==> flow/design.v <==
`timescale 1ns/1ps
module top(
	input clk,
	input rst,
	input valid,
	input dir,
	input signed [31:0] n,
	output [31:0] zeroCount,
	output signed [31:0] xOut
);
	reg signed [31:0] xReg;
	wire signed [31:0] xNext;
	always @(posedge clk or posedge rst)begin
		if(rst) xReg<=32'sd50;
		else if(valid) xReg<=xNext;
	end
	assign xOut=xReg;
	wire signed[31:0] signedN;
	assign signedN=dir? n: -n;
	wire signed [31:0] addOut;
	wire signed [31:0] modOut;
	wire signed [31:0] normOut;
	wire zeroHit;
	adder uAdd(.a(xReg), .b(signedN), .sum(addOut));
	modulo uMod(.in(addOut), .out(modOut));
	normalize uNorm(.in(modOut), .out(normOut));
	comparator uCmp(.in(normOut), .zero(zeroHit));
	assign xNext=normOut;
	counter uCnt(
		.clk(clk),
		.rst(rst),
		.inc(valid&zeroHit),
		.count(zeroCount)
	);
endmodule
module adder(
	input signed [31:0] a,
	input signed [31:0] b,
	output signed [31:0] sum
);
	assign sum=a+b;
endmodule
module modulo(
	input signed [31:0] in,
	output signed [31:0] out
);
	assign out=in%100;
endmodule
module normalize(
	input signed [31:0] in,
	output signed [31:0] out
);
	assign out=(in<0)? (in+100): in;
endmodule
module comparator(
	input signed [31:0] in,
	output zero
);
	assign zero = (in==0);
endmodule
module counter(
	input clk,
	input rst,
	input inc,
	output reg [31:0] count
);
	always @(posedge clk or posedge rst)begin
		if(rst) count<=32'd0;
		else if(inc) count<=count+1;
	end
endmodule
Wiki page: top / tool data

Step by step through the tools: top

Module top before and after one edit of its RTL, step after step.
"before" refers to lines of the RTL above, "after" to lines of the edited file.
"change": "after" minus "before" as printed here.
Library cell names are shortened.
Not given: --

Design top: top
Clock port: clk
Library: sky130hd
Timing corner: tt_025C_1v80

Edit of the RTL

Unified diff, file above to edited file.
The edit is scripted: it alters the design's behaviour and was not made to optimise anything.

```diff
@@ -67,5 +67,5 @@
 	always @(posedge clk or posedge rst)begin
 		if(rst) count<=32'd0;
-		else if(inc) count<=count+1;
+		else if(inc) count<=count|1;
 	end
 endmodule
```

Word-level counts

Counts by Yosys on the flattened word-level netlist (proc, flatten, opt, wreduce; memories kept). Register bits leave out memories and registers merged into their read ports (data or address); mux counts leave out enables and synchronous resets folded into registers. Print and check cells are left out. Cells with the same type and inputs are merged into one.

Storage and ports:

| item                            | before | after | change |
| latch bits                      | 0      | 0     | 0 |
| memory bits (read-only)         | 0      | 0     | 0 |
| memory cells                    | 0      | 0     | 0 |
| word width x clocked read ports | 0      | 0     | 0 |
| output and inout port bits      | 64     | 64    | 0 |
| register bits after elaboration | 64     | 33    | -31 |
| word-level cells                | 12     | 11    | -1 |
| RAM bits                        | 0      | 0     | 0 |
| input bits                      | 36     | 36    | 0 |

Operators by class:

| item                       | before | after | change |
| multipliers                | 0      | 0     | 0 |
| bitwise gates (word level) | 1      | 1     | 0 |
| add/subtract/negate cells  | 4      | 3     | -1 |
| reduce/logical cells       | 1      | 1     | 0 |
| equal/unequal tests        | 0      | 0     | 0 |
| $lt $le $gt $ge            | 1      | 1     | 0 |
| shifts and indexed selects | 0      | 0     | 0 |
| muxes and demuxes          | 2      | 2     | 0 |
| div/mod/pow operators      | 1      | 1     | 0 |

Operators by type and width:

| operator                                                 | before | after | change |
| 32-bit by 1-bit adder with 32-bit output with constant B | 1      | 0     | -1 |

Unchanged operator kinds not shown: 8.

Logic depth

Longest topological path by Yosys (ltp), each cell counted once; first at word level (registers and memories cut), then after technology mapping (sequential cells cut; the memories' decode and read muxes count).

Depth:

| item                          | before | after | change |
| depth after elaboration       | 8      | 8     | 0 |
| ABC_AREA                      | 0      | 0     | -- |
| depth in mapped cells         | 93     | 93    | 0 |
| gate-level depth less buffers | 82     | 83    | +1 |

After synthesis

Source: synth_stat.txt of the flow (Yosys; design flattened, memories mapped). It holds for the ABC_AREA given above (unset counts as 0); a run with the other value may have another netlist.

Cells by type:

| type      | before | after | change |
| nor2_1    | 203    | 152   | -51 |
| xor2_1    | 88     | 51    | -37 |
| dfrtp_1   | 61     | 30    | -31 |
| a2111oi_4 | 33     | 4     | -29 |
| nand4_1   | 40     | 16    | -24 |
| a21oi_1   | 113    | 134   | +21 |
| buf_4     | 14     | 35    | +21 |
| nand2_1   | 131    | 112   | -19 |
| a211oi_1  | 21     | 34    | +13 |
| inv_1     | 34     | 45    | +11 |
| or3_1     | 16     | 27    | +11 |
| nand3_1   | 58     | 48    | -10 |
| mux2_2    | 20     | 11    | -9 |
| mux2i_1   | 13     | 22    | +9 |
| o31ai_1   | 10     | 17    | +7 |
| or2_2     | 6      | 13    | +7 |
| nand3b_1  | 4      | 11    | +7 |
| and3_1    | 33     | 27    | -6 |

Unchanged cell types not shown: 29.
The list need not be complete.

Mapped netlist:

| item                              | before  | after   | change |
| buffers                           | 67      | 81      | +14 |
| sequential part of the area (µm²) | 1605.3  | 829.5   | -775.8 |
| chip area (Yosys) (µm²)           | 13635.6 | 11604.9 | -2030.7 |
| flip-flops                        | 64      | 33      | -31 |
| cells in the netlist              | 1730    | 1624    | -106 |

By module: a second synthesis without flattening, with its own total; a netlist apart from the flattened one above.

Unflattened totals:

| item                                    | before  | after   | change |
| cell total of the unflattened synthesis | 1786    | 1689    | -97 |
| area (unflattened synthesis) (µm²)      | 13875.8 | 12510.7 | -1365.1 |

Each row is one instance without its submodules.

Modules, before:

| module     | seq. area (µm²) | cells | instances | area (µm²) |
| modulo     | 0.0             | 1105  | 1         | 7614.8 |
| adder      | 0.0             | 275   | 1         | 2045.7 |
| top        | 804.5           | 184   | 1         | 1974.4 |
| counter    | 800.8           | 126   | 1         | 1510.2 |
| normalize  | 0.0             | 85    | 1         | 658.1 |
| comparator | 0.0             | 11    | 1         | 72.6 |

Modules, after:

| module     | seq. area (µm²) | cells | instances | area (µm²) |
| modulo     | 0.0             | 1105  | 1         | 7614.8 |
| adder      | 0.0             | 275   | 1         | 2045.7 |
| top        | 804.5           | 178   | 1         | 1848.0 |
| normalize  | 0.0             | 85    | 1         | 658.1 |
| counter    | 25.0            | 35    | 1         | 271.5 |
| comparator | 0.0             | 11    | 1         | 72.6 |

Worst setup path after synthesis

Source: OpenSTA report_checks on the synthesized netlist (no wires, ideal clock, input and output delay 20% of the period each), path of least setup slack; recovery checks are left aside. Register names are those of the netlist, which keeps one name where synthesis merged equal registers.

Timing path after synthesis:

| item                              | before             | after             | change |
| kind                              | input to register  | input to register | -- |
| start                             | in n[12]           | in n[5]           | -- |
| end                               | reg uCnt.count[10] | reg xReg[8]       | -- |
| data required time (ns)           | 33.865             | 33.880            | +0.015 |
| clock period (ns)                 | 34.0               | 34.0              | 0.0 |
| launch time at the first pin (ns) | 6.800              | 6.800             | 0.000 |
| setup slack (ns)                  | 6.562              | 6.167             | -0.395 |
| arrival time (ns)                 | 27.303             | 27.713            | +0.410 |
| driving pins on the path          | 83                 | 83                | 0 |
| setup time (ns)                   | 0.135              | 0.120             | -0.015 |
| path buffers                      | 5                  | 5                 | 0 |
| delay of the path (ns)            | 20.638             | 21.033            | +0.395 |
| external input delay (ns)         | 6.800              | 6.800             | 0.000 |
| synthesis period reached (ns)     | 27.438             | 27.833            | +0.395 |

"delay of the path" = arrival - input delay + setup time.
"driving pins on the path": output pins that drive a net of the path, with the launching flip-flop's if there is one; two outputs of one cell count as two.
"synthesis period reached" is the clock period less the worst setup slack; recovery checks do not enter. This is arithmetic on one report: input and output delays are still those of the set period (20% each).
Between the ends stands the longest chain of elaborated cells between them, by number of cells; it is not shown to be the way that was timed. Of several equally long chains one is given.
Each line given opens the expression or statement behind the cell; cells for indexed reads and writes are added by Yosys, which also makes memories of some case tables.

On the way, after synthesis, before:
Path through: or4_1 > or4_1 > nor2b_1 > nor3b_1 > a21o_1 > o21ai_0 > xor2_1 > ha_1 > clkbuf_1 > a21o_1 > a2111oi_0 > a21oi_1 > a21oi_1 > xor2_1 > nand4b_1 > a2111oi_4 > a221oi_4 > maj3_2 > [47 not listed] > maj3_1 > xnor2_1 > a21o_1 > or4_1 > and4_1 > buf_4 > o211ai_2 > nand2_1 > o221a_2 > o21a_1 > or2_1 > ha_1 > a21oi_1 > mux2_2 > o21ai_4 > buf_6 > a2111oi_4 > xor2_1
Length of the longest elaborated chain: 8
Elaborated cells on any way between the ends: 9
Source lines of those cells: 6
Those cells by class: 3 x add/sub; 1 x div; 1 x compare; 2 x mux; 1 x logic; 1 x reduce/logical

Ends and longest elaborated chain, after synthesis, before:

| item                                      | line | source |
| from (decl)                               | 7    | `input signed [31:0] n,` |
| 32-bit negation                           | 19   | `assign signedN=dir? n: -n;` |
| 32-bit two-way mux                        | 19   |  |
| 32-bit adder                              | 41   | `assign sum=a+b;` |
| 32-bit by 8-bit modulo with 32-bit output | 47   | `assign out=in%100;` |
| 32-bit by 8-bit adder with 32-bit output  | 53   | `assign out=(in<0)? (in+100): in;` |
| 32-bit two-way mux                        | 53   |  |
| 32-bit logical NOT                        | 59   | `assign zero = (in==0);` |
| 1-bit AND                                 | 32   | `.inc(valid&zeroHit),` |
| to (assign)                               | 68   | `if(rst) count<=32'd0;` |
| to (assign)                               | 69   | `else if(inc) count<=count+1;` |
| to (decl)                                 | 65   | `output reg [31:0] count` |

On the way, after synthesis, after:
Path through: or4_1 > nor4_1 > and3b_1 > a21oi_1 > xor2_1 > ha_1 > a21oi_1 > o21ai_1 > or4_1 > o311ai_0 > nor3_1 > a211oi_1 > nor4b_4 > mux2_2 > and3_1 > a2111oi_4 > nor4_2 > nor4_1 > [47 not listed] > a211oi_4 > o21ai_1 > xor2_1 > o21ai_0 > a21oi_2 > o21ai_1 > or3_1 > a31o_1 > a2111o_1 > o31a_1 > o2111a_1 > or3_1 > nand2_1 > ha_1 > a21boi_1 > a2111oi_0 > or3_1 > a31o_1
Length of the longest elaborated chain: 6
Elaborated cells on any way between the ends: 7
Source lines of those cells: 4
Those cells by class: 3 x add/sub; 1 x div; 1 x compare; 2 x mux

Ends and longest elaborated chain, after synthesis, after:

| item                                      | line | source |
| from (decl)                               | 7    | `input signed [31:0] n,` |
| 32-bit negation                           | 19   | `assign signedN=dir? n: -n;` |
| 32-bit two-way mux                        | 19   |  |
| 32-bit adder                              | 41   | `assign sum=a+b;` |
| 32-bit by 8-bit modulo with 32-bit output | 47   | `assign out=in%100;` |
| 32-bit by 8-bit adder with 32-bit output  | 53   | `assign out=(in<0)? (in+100): in;` |
| 32-bit two-way mux                        | 53   |  |
| to (assign)                               | 14   | `if(rst) xReg<=32'sd50;` |
| to (assign)                               | 15   | `else if(valid) xReg<=xNext;` |
| to (decl)                                 | 11   | `reg signed [31:0] xReg;` |

Timing after layout

From the final timing report of the runs of pair A: the path of least setup slack in the routed layout; clock arrival at registers is part of the times.

Timing path after layout:

| item                              | before            | after             | change |
| kind                              | input to register | input to register | -- |
| start                             | in n[5]           | in n[4]           | -- |
| end                               | reg uCnt.count[1] | reg xReg[28]      | -- |
| driving pins on the path          | 78                | 81                | +3 |
| setup time (ns)                   | 0.12              | 0.07              | -0.05 |
| path buffers                      | 2                 | 2                 | 0 |
| launch time at the first pin (ns) | 6.80              | 6.80              | 0.00 |
| setup slack (ns)                  | 2.01              | 2.22              | +0.21 |
| arrival time (ns)                 | 32.21             | 31.98             | -0.23 |
| external input delay (ns)         | 6.80              | 6.80              | 0.00 |
| data required time (ns)           | 34.22             | 34.20             | -0.02 |
| clock period (ns)                 | 34.0              | 34.0              | 0.0 |

Between the ends stands the longest chain of elaborated cells between them, by number of cells; it is not shown to be the way that was timed. Of several equally long chains one is given.

On the way, after layout, before:
Path through: clkdlybuf4s50_1 > or4_4 > nor4_2 > nor2b_1 > nor2_1 > xnor2_1 > ha_1 > a21oi_1 > o21ai_1 > o311ai_1 > nand4_1 > nor4_2 > a31oi_1 > xnor2_2 > a311oi_1 > or2_1 > o21a_1 > o21ai_1 > [42 not listed] > o21ai_1 > maj3_1 > xnor2_1 > a21o_1 > or4_1 > and4_1 > nand2_1 > a21boi_0 > o221a_2 > o21a_1 > or2_1 > ha_1 > a21oi_1 > mux2_2 > o21ai_4 > buf_4 > a211oi_2 > mux2_1
Length of the longest elaborated chain: 8
Elaborated cells on any way between the ends: 9
Source lines of those cells: 6
Those cells by class: 3 x add/sub; 1 x div; 1 x compare; 2 x mux; 1 x logic; 1 x reduce/logical

Ends and longest elaborated chain, after layout, before:

| item                                      | line | source |
| from (decl)                               | 7    | `input signed [31:0] n,` |
| 32-bit negation                           | 19   | `assign signedN=dir? n: -n;` |
| 32-bit two-way mux                        | 19   |  |
| 32-bit adder                              | 41   | `assign sum=a+b;` |
| 32-bit by 8-bit modulo with 32-bit output | 47   | `assign out=in%100;` |
| 32-bit by 8-bit adder with 32-bit output  | 53   | `assign out=(in<0)? (in+100): in;` |
| 32-bit two-way mux                        | 53   |  |
| 32-bit logical NOT                        | 59   | `assign zero = (in==0);` |
| 1-bit AND                                 | 32   | `.inc(valid&zeroHit),` |
| to (assign)                               | 68   | `if(rst) count<=32'd0;` |
| to (assign)                               | 69   | `else if(inc) count<=count+1;` |
| to (decl)                                 | 65   | `output reg [31:0] count` |

On the way, after layout, after:
Path through: clkdlybuf4s50_1 > or4_1 > nor4_1 > and3b_1 > a21oi_1 > xor2_1 > ha_1 > nand4_1 > a2111oi_0 > o32a_1 > o21ai_0 > a22oi_1 > nand4_1 > nor4b_4 > a21oi_1 > xnor2_1 > nor4_1 > o32ai_2 > [45 not listed] > o21ai_1 > xor2_1 > o311ai_2 > a21oi_1 > o21a_1 > o221ai_2 > a21o_1 > a2111oi_2 > o31a_1 > mux2i_1 > or3_1 > nand2_1 > ha_1 > a21boi_1 > a2111oi_0 > o211ai_1 > buf_4 > o21ai_1
Length of the longest elaborated chain: 6
Elaborated cells on any way between the ends: 7
Source lines of those cells: 4
Those cells by class: 3 x add/sub; 1 x div; 1 x compare; 2 x mux

Ends and longest elaborated chain, after layout, after:

| item                                      | line | source |
| from (decl)                               | 7    | `input signed [31:0] n,` |
| 32-bit negation                           | 19   | `assign signedN=dir? n: -n;` |
| 32-bit two-way mux                        | 19   |  |
| 32-bit adder                              | 41   | `assign sum=a+b;` |
| 32-bit by 8-bit modulo with 32-bit output | 47   | `assign out=in%100;` |
| 32-bit by 8-bit adder with 32-bit output  | 53   | `assign out=(in<0)? (in+100): in;` |
| 32-bit two-way mux                        | 53   |  |
| to (assign)                               | 14   | `if(rst) xReg<=32'sd50;` |
| to (assign)                               | 15   | `else if(valid) xReg<=xNext;` |
| to (decl)                                 | 11   | `reg signed [31:0] xReg;` |

Measured runs

Runs of the flow (Yosys, OpenROAD) on both versions; the two runs of a pair have the same settings. The constraints put input and output delay at 20% of the set period each and load the outputs with 0.01 pF.

Flow settings, pair A:
CORE_UTILIZATION: 40
period_ns: 34.0
CAP_MARGIN: 20
CORE_MARGIN: 2
SLEW_MARGIN: 20

Results, pair A:

| item                               | before  | after   | change |
| std-cell area (final layout) (µm²) | 15361.0 | 12644.6 | -2716.4 |
| synthesis area (µm²)               | 13635.6 | 11604.9 | -2030.7 |
| post-layout utilization (%)        | 45.8    | 44.2    | -1.6 |
| worst slack on setup checks (ns)   | 2.010   | 2.221   | +0.211 |
| worst hold slack after layout (ns) | 0.485   | 0.485   | 0.000 |
| total negative setup slack (ns)    | 0.000   | 0.000   | 0.000 |
| reached clock period (ns)          | 31.990  | 31.779  | -0.211 |
| die footprint (µm²)                | 35581.3 | 30390.9 | -5190.4 |

Flow settings, pair B:
CELL_PAD_IN_SITES_DETAIL_PLACEMENT: 2
CELL_PAD_IN_SITES_GLOBAL_PLACEMENT: 1
CORE_UTILIZATION: 20
CTS_CLUSTER_DIAMETER: 330
CTS_CLUSTER_SIZE: 37
GPL_ROUTABILITY_DRIVEN: 0
MAX_ROUTING_LAYER: met5
MIN_ROUTING_LAYER: met2
PLACE_DENSITY: 0.41
TNS_END_PERCENT: 100
period_ns: 21.2
CAP_MARGIN: 20
CORE_MARGIN: 2
SLEW_MARGIN: 20

Results, pair B:

| item                               | before   | after    | change |
| std-cell area (final layout) (µm²) | 24623.6  | 22629.2  | -1994.4 |
| synthesis area (µm²)               | 13635.6  | 11604.9  | -2030.7 |
| post-layout utilization (%)        | 36.6     | 39.3     | +2.7 |
| worst slack on setup checks (ns)   | -4.559   | -4.483   | +0.076 |
| worst hold slack after layout (ns) | 0.497    | 0.470    | -0.027 |
| total negative setup slack (ns)    | -270.064 | -136.025 | +134.039 |
| reached clock period (ns)          | 25.759   | 25.683   | -0.076 |
| die footprint (µm²)                | 70283.3  | 59966.2  | -10317.1 |

"reached clock period" means the clock period less the worst setup slack. The figure is calculated, with input and output delays left at 20% of the set period.
